==> flow/design.v <==
module L3Decoder (Y31, Y30, Y29, Y28, Y27, Y26, Y25, Y24, Y23, Y22, Y21, Y20, Y19, Y18, Y17, Y16, Y15, Y14, Y13, Y12, Y11, Y10, Y9, Y8, Y7, Y6, Y5, Y4, Y3, Y2, Y1, Y0, s, en); 
	output reg Y31, Y30, Y29, Y28, Y27, Y26, Y25, Y24, Y23, Y22, Y21, Y20, Y19, Y18, Y17, Y16, Y15, Y14, Y13, Y12, Y11, Y10, Y9, Y8, Y7, Y6, Y5, Y4, Y3, Y2, Y1, Y0; 
	input [4:0] s;
	input en; 
	always @(s or en)   begin 
		if (en == 1'b1) 
			case ( s ) 
				5'd0 : {Y31,Y30,Y29,Y28,Y27,Y26,Y25,Y24,Y23,Y22,Y21,Y20,Y19,Y18,Y17,Y16,Y15,Y14,Y13,Y12,Y11,Y10,Y9,Y8,Y7,Y6,Y5,Y4,Y3,Y2,Y1,Y0} = 32'h00000001;
				5'd1 : {Y31,Y30,Y29,Y28,Y27,Y26,Y25,Y24,Y23,Y22,Y21,Y20,Y19,Y18,Y17,Y16,Y15,Y14,Y13,Y12,Y11,Y10,Y9,Y8,Y7,Y6,Y5,Y4,Y3,Y2,Y1,Y0} = 32'h00000002;
				5'd2 : {Y31,Y30,Y29,Y28,Y27,Y26,Y25,Y24,Y23,Y22,Y21,Y20,Y19,Y18,Y17,Y16,Y15,Y14,Y13,Y12,Y11,Y10,Y9,Y8,Y7,Y6,Y5,Y4,Y3,Y2,Y1,Y0} = 32'h00000004;
				5'd3 : {Y31,Y30,Y29,Y28,Y27,Y26,Y25,Y24,Y23,Y22,Y21,Y20,Y19,Y18,Y17,Y16,Y15,Y14,Y13,Y12,Y11,Y10,Y9,Y8,Y7,Y6,Y5,Y4,Y3,Y2,Y1,Y0} = 32'h00000008; 
				5'd4 : {Y31,Y30,Y29,Y28,Y27,Y26,Y25,Y24,Y23,Y22,Y21,Y20,Y19,Y18,Y17,Y16,Y15,Y14,Y13,Y12,Y11,Y10,Y9,Y8,Y7,Y6,Y5,Y4,Y3,Y2,Y1,Y0} = 32'h00000010;
				5'd5 : {Y31,Y30,Y29,Y28,Y27,Y26,Y25,Y24,Y23,Y22,Y21,Y20,Y19,Y18,Y17,Y16,Y15,Y14,Y13,Y12,Y11,Y10,Y9,Y8,Y7,Y6,Y5,Y4,Y3,Y2,Y1,Y0} = 32'h00000020;
				5'd6 : {Y31,Y30,Y29,Y28,Y27,Y26,Y25,Y24,Y23,Y22,Y21,Y20,Y19,Y18,Y17,Y16,Y15,Y14,Y13,Y12,Y11,Y10,Y9,Y8,Y7,Y6,Y5,Y4,Y3,Y2,Y1,Y0} = 32'h00000040;
				5'd7 : {Y31,Y30,Y29,Y28,Y27,Y26,Y25,Y24,Y23,Y22,Y21,Y20,Y19,Y18,Y17,Y16,Y15,Y14,Y13,Y12,Y11,Y10,Y9,Y8,Y7,Y6,Y5,Y4,Y3,Y2,Y1,Y0} = 32'h00000080;
				5'd8 : {Y31,Y30,Y29,Y28,Y27,Y26,Y25,Y24,Y23,Y22,Y21,Y20,Y19,Y18,Y17,Y16,Y15,Y14,Y13,Y12,Y11,Y10,Y9,Y8,Y7,Y6,Y5,Y4,Y3,Y2,Y1,Y0} = 32'h00000100;
				5'd9 : {Y31,Y30,Y29,Y28,Y27,Y26,Y25,Y24,Y23,Y22,Y21,Y20,Y19,Y18,Y17,Y16,Y15,Y14,Y13,Y12,Y11,Y10,Y9,Y8,Y7,Y6,Y5,Y4,Y3,Y2,Y1,Y0} = 32'h00000200;
				5'd10: {Y31,Y30,Y29,Y28,Y27,Y26,Y25,Y24,Y23,Y22,Y21,Y20,Y19,Y18,Y17,Y16,Y15,Y14,Y13,Y12,Y11,Y10,Y9,Y8,Y7,Y6,Y5,Y4,Y3,Y2,Y1,Y0} = 32'h00000400;
				5'd11: {Y31,Y30,Y29,Y28,Y27,Y26,Y25,Y24,Y23,Y22,Y21,Y20,Y19,Y18,Y17,Y16,Y15,Y14,Y13,Y12,Y11,Y10,Y9,Y8,Y7,Y6,Y5,Y4,Y3,Y2,Y1,Y0} = 32'h00000800;
				5'd12: {Y31,Y30,Y29,Y28,Y27,Y26,Y25,Y24,Y23,Y22,Y21,Y20,Y19,Y18,Y17,Y16,Y15,Y14,Y13,Y12,Y11,Y10,Y9,Y8,Y7,Y6,Y5,Y4,Y3,Y2,Y1,Y0} = 32'h00001000;
				5'd13: {Y31,Y30,Y29,Y28,Y27,Y26,Y25,Y24,Y23,Y22,Y21,Y20,Y19,Y18,Y17,Y16,Y15,Y14,Y13,Y12,Y11,Y10,Y9,Y8,Y7,Y6,Y5,Y4,Y3,Y2,Y1,Y0} = 32'h00002000;
				5'd14: {Y31,Y30,Y29,Y28,Y27,Y26,Y25,Y24,Y23,Y22,Y21,Y20,Y19,Y18,Y17,Y16,Y15,Y14,Y13,Y12,Y11,Y10,Y9,Y8,Y7,Y6,Y5,Y4,Y3,Y2,Y1,Y0} = 32'h00004000;
				5'd15: {Y31,Y30,Y29,Y28,Y27,Y26,Y25,Y24,Y23,Y22,Y21,Y20,Y19,Y18,Y17,Y16,Y15,Y14,Y13,Y12,Y11,Y10,Y9,Y8,Y7,Y6,Y5,Y4,Y3,Y2,Y1,Y0} = 32'h00008000;
				5'd16: {Y31,Y30,Y29,Y28,Y27,Y26,Y25,Y24,Y23,Y22,Y21,Y20,Y19,Y18,Y17,Y16,Y15,Y14,Y13,Y12,Y11,Y10,Y9,Y8,Y7,Y6,Y5,Y4,Y3,Y2,Y1,Y0} = 32'h00010000;
				5'd17: {Y31,Y30,Y29,Y28,Y27,Y26,Y25,Y24,Y23,Y22,Y21,Y20,Y19,Y18,Y17,Y16,Y15,Y14,Y13,Y12,Y11,Y10,Y9,Y8,Y7,Y6,Y5,Y4,Y3,Y2,Y1,Y0} = 32'h00020000;
				5'd18: {Y31,Y30,Y29,Y28,Y27,Y26,Y25,Y24,Y23,Y22,Y21,Y20,Y19,Y18,Y17,Y16,Y15,Y14,Y13,Y12,Y11,Y10,Y9,Y8,Y7,Y6,Y5,Y4,Y3,Y2,Y1,Y0} = 32'h00040000;
				5'd19: {Y31,Y30,Y29,Y28,Y27,Y26,Y25,Y24,Y23,Y22,Y21,Y20,Y19,Y18,Y17,Y16,Y15,Y14,Y13,Y12,Y11,Y10,Y9,Y8,Y7,Y6,Y5,Y4,Y3,Y2,Y1,Y0} = 32'h00080000;
				5'd20: {Y31,Y30,Y29,Y28,Y27,Y26,Y25,Y24,Y23,Y22,Y21,Y20,Y19,Y18,Y17,Y16,Y15,Y14,Y13,Y12,Y11,Y10,Y9,Y8,Y7,Y6,Y5,Y4,Y3,Y2,Y1,Y0} = 32'h00100000;
				5'd21: {Y31,Y30,Y29,Y28,Y27,Y26,Y25,Y24,Y23,Y22,Y21,Y20,Y19,Y18,Y17,Y16,Y15,Y14,Y13,Y12,Y11,Y10,Y9,Y8,Y7,Y6,Y5,Y4,Y3,Y2,Y1,Y0} = 32'h00200000;
				5'd22: {Y31,Y30,Y29,Y28,Y27,Y26,Y25,Y24,Y23,Y22,Y21,Y20,Y19,Y18,Y17,Y16,Y15,Y14,Y13,Y12,Y11,Y10,Y9,Y8,Y7,Y6,Y5,Y4,Y3,Y2,Y1,Y0} = 32'h00400000;
				5'd23: {Y31,Y30,Y29,Y28,Y27,Y26,Y25,Y24,Y23,Y22,Y21,Y20,Y19,Y18,Y17,Y16,Y15,Y14,Y13,Y12,Y11,Y10,Y9,Y8,Y7,Y6,Y5,Y4,Y3,Y2,Y1,Y0} = 32'h00800000;
				5'd24: {Y31,Y30,Y29,Y28,Y27,Y26,Y25,Y24,Y23,Y22,Y21,Y20,Y19,Y18,Y17,Y16,Y15,Y14,Y13,Y12,Y11,Y10,Y9,Y8,Y7,Y6,Y5,Y4,Y3,Y2,Y1,Y0} = 32'h01000000;
				5'd25: {Y31,Y30,Y29,Y28,Y27,Y26,Y25,Y24,Y23,Y22,Y21,Y20,Y19,Y18,Y17,Y16,Y15,Y14,Y13,Y12,Y11,Y10,Y9,Y8,Y7,Y6,Y5,Y4,Y3,Y2,Y1,Y0} = 32'h02000000;
				5'd26: {Y31,Y30,Y29,Y28,Y27,Y26,Y25,Y24,Y23,Y22,Y21,Y20,Y19,Y18,Y17,Y16,Y15,Y14,Y13,Y12,Y11,Y10,Y9,Y8,Y7,Y6,Y5,Y4,Y3,Y2,Y1,Y0} = 32'h04000000;
				5'd27: {Y31,Y30,Y29,Y28,Y27,Y26,Y25,Y24,Y23,Y22,Y21,Y20,Y19,Y18,Y17,Y16,Y15,Y14,Y13,Y12,Y11,Y10,Y9,Y8,Y7,Y6,Y5,Y4,Y3,Y2,Y1,Y0} = 32'h08000000;
				5'd28: {Y31,Y30,Y29,Y28,Y27,Y26,Y25,Y24,Y23,Y22,Y21,Y20,Y19,Y18,Y17,Y16,Y15,Y14,Y13,Y12,Y11,Y10,Y9,Y8,Y7,Y6,Y5,Y4,Y3,Y2,Y1,Y0} = 32'h10000000;
				5'd29: {Y31,Y30,Y29,Y28,Y27,Y26,Y25,Y24,Y23,Y22,Y21,Y20,Y19,Y18,Y17,Y16,Y15,Y14,Y13,Y12,Y11,Y10,Y9,Y8,Y7,Y6,Y5,Y4,Y3,Y2,Y1,Y0} = 32'h20000000;
				5'd30: {Y31,Y30,Y29,Y28,Y27,Y26,Y25,Y24,Y23,Y22,Y21,Y20,Y19,Y18,Y17,Y16,Y15,Y14,Y13,Y12,Y11,Y10,Y9,Y8,Y7,Y6,Y5,Y4,Y3,Y2,Y1,Y0} = 32'h40000000;
				5'd31: {Y31,Y30,Y29,Y28,Y27,Y26,Y25,Y24,Y23,Y22,Y21,Y20,Y19,Y18,Y17,Y16,Y15,Y14,Y13,Y12,Y11,Y10,Y9,Y8,Y7,Y6,Y5,Y4,Y3,Y2,Y1,Y0} = 32'h80000000;
				default: {Y31,Y30,Y29,Y28,Y27,Y26,Y25,Y24,Y23,Y22,Y21,Y20,Y19,Y18,Y17,Y16,Y15,Y14,Y13,Y12,Y11,Y10,Y9,Y8,Y7,Y6,Y5,Y4,Y3,Y2,Y1,Y0} = 32'hxxxxxxxx; 
			endcase 
		else {Y31,Y30,Y29,Y28,Y27,Y26,Y25,Y24,Y23,Y22,Y21,Y20,Y19,Y18,Y17,Y16,Y15,Y14,Y13,Y12,Y11,Y10,Y9,Y8,Y7,Y6,Y5,Y4,Y3,Y2,Y1,Y0} = 32'h00000000; 
	end 
endmodule
module L3MUX(out, s, i31, i30, i29, i28, i27, i26, i25, i24, i23, i22, i21, i20, i19, i18, i17, i16, i15, i14, i13, i12, i11, i10, i9, i8, i7, i6, i5, i4, i3, i2, i1, i0);
   input [31:0] i0, i1, i2, i3, i4, i5, i6, i7, i8, i9, i10, i11, i12, i13, i14, i15, i16, i17, i18, i19, i20, i21, i22, i23, i24, i25, i26, i27, i28, i29, i30, i31;
   input [4:0] s;
   output reg [31:0] out;
	always @(s or i0 or i1 or i2 or i3 or i4 or i5 or i6 or i7 or i8 or i9 or i10 or i11 or i12 or i13 or i14 or i15 or i16 or i17 or i18 or i19 or i20 or i21 or i22 or i23 or i24 or i25 or i26 or i27 or i28 or i29 or i30 or i31)
	begin
		case (s)
			5'd0  : out = i0;
			5'd1  : out = i1;
			5'd2  : out = i2;
			5'd3  : out = i3;
			5'd4  : out = i4;
			5'd5  : out = i5;
			5'd6  : out = i6;
			5'd7  : out = i7;
			5'd8  : out = i8;
			5'd9  : out = i9;
			5'd10 : out = i10;
			5'd11 : out = i11;
			5'd12 : out = i12;
			5'd13 : out = i13;
			5'd14 : out = i14;
			5'd15 : out = i15;
			5'd16 : out = i16;
			5'd17 : out = i17;
			5'd18 : out = i18;
			5'd19 : out = i19;
			5'd20 : out = i20;
			5'd21 : out = i21;
			5'd22 : out = i22;
			5'd23 : out = i23;
			5'd24 : out = i24;
			5'd25 : out = i25;
			5'd26 : out = i26;
			5'd27 : out = i27;
			5'd28 : out = i28;
			5'd29 : out = i29;
			5'd30 : out = i30;
			5'd31 : out = i31; 
			default : out = 32'hxxxxxxx;
		endcase
	end
endmodule
module L3Register (q, data, clk, reset, enable);
	input [31:0] data ;
	input clk, reset, enable; 
	output  reg [31:0] q; 
	always @ ( posedge clk or posedge reset) 
		if (reset==1'b1) begin 
			q <= 32'h00000000; 
		end 
		else if (enable) begin 
			q <= data; 
		end
endmodule
module LAB_3 (rd1,rd2,ra1,ra2,wa,wd,Clk,WE,rst);
	input [31:0] wd;
	input [4:0] ra1,ra2,wa;
	input Clk, WE, rst;
	output [31:0] rd1,rd2;
	wire Y31, Y30, Y29, Y28, Y27, Y26, Y25, Y24, Y23, Y22, Y21, Y20, Y19, Y18, Y17, Y16, Y15, Y14, Y13, Y12, Y11, Y10, Y9, Y8, Y7, Y6, Y5, Y4, Y3, Y2, Y1, Y0; 
	wire [31:0] Q31, Q30, Q29, Q28, Q27, Q26, Q25, Q24, Q23, Q22, Q21, Q20, Q19, Q18, Q17, Q16, Q15, Q14, Q13, Q12, Q11, Q10, Q9, Q8, Q7, Q6, Q5, Q4, Q3, Q2, Q1, Q0; 
	L3Decoder dec(Y31, Y30, Y29, Y28, Y27, Y26, Y25, Y24, Y23, Y22, Y21, Y20, Y19, Y18, Y17, Y16, Y15, Y14, Y13, Y12, Y11, Y10, Y9, Y8, Y7, Y6, Y5, Y4, Y3, Y2, Y1, Y0, 
					  wa,WE);
	assign Q0 = 32'h00000000;
	L3Register r1 (Q1 , wd,Clk,rst,Y1);
	L3Register r2 (Q2 , wd,Clk,rst,Y2);
	L3Register r3 (Q3 , wd,Clk,rst,Y3);
	L3Register r4 (Q4 , wd,Clk,rst,Y4);
	L3Register r5 (Q5 , wd,Clk,rst,Y5);
	L3Register r6 (Q6 , wd,Clk,rst,Y6);
	L3Register r7 (Q7 , wd,Clk,rst,Y7);
	L3Register r8 (Q8 , wd,Clk,rst,Y8);
	L3Register r9 (Q9 , wd,Clk,rst,Y9);
	L3Register r10(Q10, wd,Clk,rst,Y10);
	L3Register r11(Q11, wd,Clk,rst,Y11);
	L3Register r12(Q12, wd,Clk,rst,Y12);
	L3Register r13(Q13, wd,Clk,rst,Y13);
	L3Register r14(Q14, wd,Clk,rst,Y14);
	L3Register r15(Q15, wd,Clk,rst,Y15);
	L3Register r16(Q16, wd,Clk,rst,Y16);
	L3Register r17(Q17, wd,Clk,rst,Y17);
	L3Register r18(Q18, wd,Clk,rst,Y18);
	L3Register r19(Q19, wd,Clk,rst,Y19);
	L3Register r20(Q20, wd,Clk,rst,Y20);
	L3Register r21(Q21, wd,Clk,rst,Y21);
	L3Register r22(Q22, wd,Clk,rst,Y22);
	L3Register r23(Q23, wd,Clk,rst,Y23);
	L3Register r24(Q24, wd,Clk,rst,Y24);
	L3Register r25(Q25, wd,Clk,rst,Y25);
	L3Register r26(Q26, wd,Clk,rst,Y26);
	L3Register r27(Q27, wd,Clk,rst,Y27);
	L3Register r28(Q28, wd,Clk,rst,Y28);
	L3Register r29(Q29, wd,Clk,rst,Y29);
	L3Register r30(Q30, wd,Clk,rst,Y30);
	L3Register r31(Q31, wd,Clk,rst,Y31);
	L3MUX mux1 (rd1, ra1, Q31, Q30, Q29, Q28, Q27, Q26, Q25, Q24, Q23, Q22, Q21, Q20, Q19, Q18, Q17, Q16, Q15, Q14, Q13, Q12, Q11, Q10, Q9, Q8, Q7, Q6, Q5, Q4, Q3, Q2, Q1, Q0);
	L3MUX mux2 (rd2, ra2, Q31, Q30, Q29, Q28, Q27, Q26, Q25, Q24, Q23, Q22, Q21, Q20, Q19, Q18, Q17, Q16, Q15, Q14, Q13, Q12, Q11, Q10, Q9, Q8, Q7, Q6, Q5, Q4, Q3, Q2, Q1, Q0);
endmodule
# Step by step through the tools: LAB_3
# The steps from the RTL of LAB_3 to its reports follow in flow order.
# Line numbers count from 1 in the design file above.
# Library cell names are shortened.
# Not given: n/a
[setup] top="LAB_3" clock_port="Clk" cell_library="sky130hd" lib_corner="tt_025C_1v80"

# After elaboration
# Yosys after proc, flatten, opt, wreduce and memory -nomap, before mapping. Enables and synchronous resets that opt folds into registers are not counted as muxes. Memory bits, and registers merged into a memory's read port (data or address), are not among the register bits. Print and check cells are not counted. Equal cells are merged and count once.
# Yosys's memory passes give these memory sizes; they may raise the number of words (mostly to a power of two), join words into wider ones and drop unused or constant bits.
[bits] regBits=992 mem_bits_ro=1024 mem_count=1 input_bits=50 wordCells=129
[op_classes] equal=62 muxes=33 n_reduce_logical=2
[memory_table] name="(name not given)" words=32 width=32 read_ports=1 write_ports=0 line_no=7 text="case ( s )"
[op_table] cell="parallel mux 32 bit (select 32 bit)" n=2
[op_table] cell="== test 5 bit with constant B" n=32
[op_table] cell="== test 5 x 4 -> 1 bit with constant B" n=16
[op_table] cell="== test 5 x 3 -> 1 bit with constant B" n=8
[op_table] cell="2-to-1 mux 1 bit" n=31
[op_table] cell="== test 5 x 2 -> 1 bit with constant B" n=4
[op_table] cell="== test 5 x 1 -> 1 bit with constant B" n=2
[op_table] cell="zero test 5 bit" n=2

# Longest topological paths
# Longest topological path by Yosys (ltp), each cell counted once; first at word level (registers and memories cut), then after technology mapping (sequential cells cut; the memories' decode and read muxes count).
[depth] depth_word=2 ABC_AREA=0 depth_mapped=9

# Synthesis result
# Yosys stat after the flow's synthesis: flattened, memories mapped to cells. It holds for the ABC_AREA given above (unset counts as 0); a run with the other value may have another netlist.
[by_type] cell_type="dfrtp_1" n=992 area_total_um2=2.48E+04
[by_type] cell_type="mux2_2" n=1009 area_total_um2=1.14E+04
[by_type] cell_type="a22oi_1" n=611 area_total_um2=4.59E+03
[by_type] cell_type="and3_1" n=223 area_total_um2=1.4E+03
[by_type] cell_type="clkbuf_1" n=281 area_total_um2=1.05E+03
[by_type] cell_type="nand4_1" n=121 area_total_um2=756.976
[by_type] cell_type="mux2i_1" n=72 area_total_um2=720.691
[by_type] cell_type="a2111oi_0" n=70 area_total_um2=613.088
[by_type] cell_type="nand3_1" n=104 area_total_um2=520.499
[by_type] cell_type="a22o_1" n=47 area_total_um2=411.645
[by_type] cell_type="or4_1" n=52 area_total_um2=390.374
[by_type] cell_type="buf_2" n=73 area_total_um2=365.35
[by_type] cell_type="nor2_1" n=92 area_total_um2=345.331
[by_type] cell_type="nand2_1" n=71 area_total_um2=266.506
[by_type] cell_type="a222oi_1" n=22 area_total_um2=220.211
[by_type] cell_type="buf_1" n=51 area_total_um2=191.434
[by_type] cell_type="a21oi_1" n=38 area_total_um2=190.182
[by_type] cell_type="buf_6" n=12 area_total_um2=135.13
# Other cell types: 44; their cells: 236.
[synth_totals] cells=4177 area_mm2=0.0502407 sequential_area_mm2=0.0248238 ffs=992
# The figures by module come from a second, unflattened synthesis with its own total; it is not the netlist above.
[unflattened] hier_cells=4895 area_unflattened_mm2=0.0579706
# Rows give one instance, submodules left out.
[modules] module="L3Register" n_inst=31 n_cells=69 area_mm2=0.0013488 mod_seq_area_mm2=0.0008008
[modules] module="L3MUX" n_inst=2 n_cells=1354 area_mm2=0.0079601 mod_seq_area_mm2=0
[modules] module="L3Decoder" n_inst=1 n_cells=47 area_mm2=0.000234 mod_seq_area_mm2=0
[modules] module="LAB_3" n_inst=1 n_cells=1 area_mm2=0.0000038 mod_seq_area_mm2=0

# Worst setup path after synthesis
# OpenSTA on the mapped netlist: ideal clock, no wires. The path of least setup slack (recovery checks aside). Input and output delay are each 20% of the period. Register names are those of the netlist, which keeps one name where synthesis merged equal registers.
[synth_path] path_kind="input to output" start="input port ra1[3]" end="output port rd1[26]" clock_period_ps=6000 input_delay_ps=1200 out_delay_ps=1200 t_first_pin_ps=1200 t_arrival_ps=2949 t_required_ps=4800 slack_ps=1851 path_delay_ps=1749 path_stages=8 period_less_setup_slack_ps=4149
# "path_delay_ps" is the arrival time less input delay plus setup time.
# At an output port there is no setup time.
# "path_stages": output pins that drive a net of the path, with the launching flip-flop's if there is one; two outputs of one cell count as two.
# "period_less_setup_slack_ps" = period - worst setup slack (recovery checks aside). The figure is calculated, with input and output delays left at 20% of the set period.
# Between the ends stands the longest chain of elaborated cells between them, by number of cells; it is not shown to be the way that was timed. Of several equally long chains one is given.
# Each line given opens the expression or statement behind the cell; cells for indexed reads and writes are added by Yosys, which also makes memories of some case tables.
[synth_between] path_cell_list="buf_2 -> buf_2 -> buf_1 -> mux2_2 -> a32oi_1 -> nand2_1 -> a2111oi_0 -> nand4_1" elab_chain_len=2
[synth_lines] element="start: declaration" line_no=102 text="input [4:0] ra1,ra2,wa;"
[synth_lines] element="== test 5 bit" line_no=51 text="case (s)"
[synth_lines] element="parallel mux 32 bit (select 32 bit)" line_no=51
[synth_lines] element="end: declaration" line_no=104 text="output [31:0] rd1,rd2;"

# Worst path after layout
# From the final timing report of entry A: the path of least setup slack in the routed layout; clock arrival at registers is part of the times.
# The report prints the path's times to 10 ps; the period is as set.
[layout_path] path_kind="input to output" start="input port ra2[2]" end="output port rd2[1]" clock_period_ps=8490 input_delay_ps=1700 out_delay_ps=1700 t_first_pin_ps=1700 t_arrival_ps=5930 t_required_ps=6790 slack_ps=860 path_stages=8
# Between the ends stands the longest chain of elaborated cells between them, by number of cells; it is not shown to be the way that was timed. Of several equally long chains one is given.
[layout_between] path_cell_list="clkdlybuf4s50_1 -> buf_4 -> and3_2 -> and3_1 -> a2111oi_0 -> nand3_1 -> or4_1 -> clkdlybuf4s50_1" elab_chain_len=2
[layout_lines] element="start: declaration" line_no=102 text="input [4:0] ra1,ra2,wa;"
[layout_lines] element="== test 5 bit" line_no=51 text="case (s)"
[layout_lines] element="parallel mux 32 bit (select 32 bit)" line_no=51
[layout_lines] element="end: declaration" line_no=104 text="output [31:0] rd1,rd2;"

# Record of 6 stored runs of the RTL-to-layout flow on LAB_3, platform sky130hd. The runs are unordered. Constraints: input delay and output delay 20% of the set period each, output load 0.01 pF.
# "timing.achieved_period_ps" means the clock period less the worst setup slack. The figure is calculated, with input and output delays left at 20% of the set period.
# By "worst_path_allowed_less_slack_ps" is meant the share of the clock period that the worst setup path is allowed (20% is reserved at inputs, 20% at outputs), minus its slack. Clock arrival times at its registers enter into it.
# "totalPower_uw": no workload was simulated; the value follows from the tool's default switching activity.
# "worst_path_allowed_less_slack_ps" is given in steps of 10 ps.
run="entry A" settings CELL_PAD_IN_SITES_DETAIL_PLACEMENT=2 CELL_PAD_IN_SITES_GLOBAL_PLACEMENT=1 CORE_ASPECT_RATIO=0.74 CORE_MARGIN=10 CORE_UTILIZATION=40 CTS_CLUSTER_DIAMETER=162 CTS_CLUSTER_SIZE=51 MAX_ROUTING_LAYER="met4" PLACE_DENSITY_LB_ADDON=0.22 SETUP_SLACK_MARGIN=0.3 period_ns=8.49 CAP_MARGIN=20 SLEW_MARGIN=20
run="entry A" results final_stdcell_area_mm2=0.0545048 worst_path_allowed_less_slack_ps=4230 worst_path_kind="input to output" timing.achieved_period_ps=7630 final_die_area_mm2=0.140339 final_util_pct=43.8 setup_tns_ps=0 totalPower_uw=10852 final_setup_ws_ps=860 post_synth_area_mm2=0.0502407 hold_worst_slack_ps=552
run="entry B" settings ABC_AREA=0 CELL_PAD_IN_SITES_DETAIL_PLACEMENT=0 CELL_PAD_IN_SITES_GLOBAL_PLACEMENT=2 CORE_ASPECT_RATIO=1.79 CORE_UTILIZATION=66 CTS_CLUSTER_DIAMETER=80 CTS_CLUSTER_SIZE=75 GPL_ROUTABILITY_DRIVEN=1 GPL_TIMING_DRIVEN=0 HOLD_SLACK_MARGIN=0.18 MAX_ROUTING_LAYER="met5" PLACE_DENSITY_LB_ADDON=0.15 SETUP_SLACK_MARGIN=-0.41 TNS_END_PERCENT=55 period_ns=7.86 CAP_MARGIN=20 CORE_MARGIN=2 SLEW_MARGIN=20
run="entry B" outcome="incomplete, placement halted on FLW-0024"
run="entry C" settings CORE_UTILIZATION=40 SETUP_SLACK_MARGIN=-0.3 period_ns=5.87 CAP_MARGIN=20 CORE_MARGIN=2 SLEW_MARGIN=20
run="entry C" results hold_worst_slack_ps=520 final_util_pct=47.4 timing.achieved_period_ps=5836 final_stdcell_area_mm2=0.0592919 final_setup_ws_ps=34 setup_tns_ps=0 totalPower_uw=19860 post_synth_area_mm2=0.0502407 worst_path_allowed_less_slack_ps=3490 worst_path_kind="input to output" final_die_area_mm2=0.128454
run="entry D" settings CELL_PAD_IN_SITES_DETAIL_PLACEMENT=0 CORE_ASPECT_RATIO=1.79 CORE_UTILIZATION=66 CTS_CLUSTER_DIAMETER=80 CTS_CLUSTER_SIZE=99 GPL_ROUTABILITY_DRIVEN=0 GPL_TIMING_DRIVEN=0 HOLD_SLACK_MARGIN=0.18 MAX_ROUTING_LAYER="met5" PLACE_DENSITY=0.56 period_ns=7.86 CAP_MARGIN=20 CORE_MARGIN=2 SLEW_MARGIN=20
run="entry D" outcome="incomplete, routing halted on GRT-0116"
run="entry E" settings CELL_PAD_IN_SITES_GLOBAL_PLACEMENT=1 CORE_ASPECT_RATIO=0.56 CORE_UTILIZATION=40 CTS_CLUSTER_DIAMETER=395 CTS_CLUSTER_SIZE=51 PLACE_DENSITY_LB_ADDON=0.17 SETUP_SLACK_MARGIN=0.3 period_ns=8.49 CAP_MARGIN=20 CORE_MARGIN=2 SLEW_MARGIN=20
run="entry E" results final_die_area_mm2=0.128572 worst_path_allowed_less_slack_ps=4150 worst_path_kind="input to output" totalPower_uw=10727 setup_tns_ps=0 final_stdcell_area_mm2=0.0545098 timing.achieved_period_ps=7546 post_synth_area_mm2=0.0502407 final_setup_ws_ps=944 final_util_pct=43.7 hold_worst_slack_ps=550
run="entry F" settings CORE_UTILIZATION=40 SETUP_SLACK_MARGIN=0.3 period_ns=5.87 CAP_MARGIN=20 CORE_MARGIN=2 SLEW_MARGIN=20
run="entry F" results setup_tns_ps=0 totalPower_uw=19883 final_util_pct=47.8 worst_path_allowed_less_slack_ps=3330 worst_path_kind="input to output" post_synth_area_mm2=0.0502407 final_setup_ws_ps=187 hold_worst_slack_ps=526 final_die_area_mm2=0.128454 timing.achieved_period_ps=5683 final_stdcell_area_mm2=0.0597623
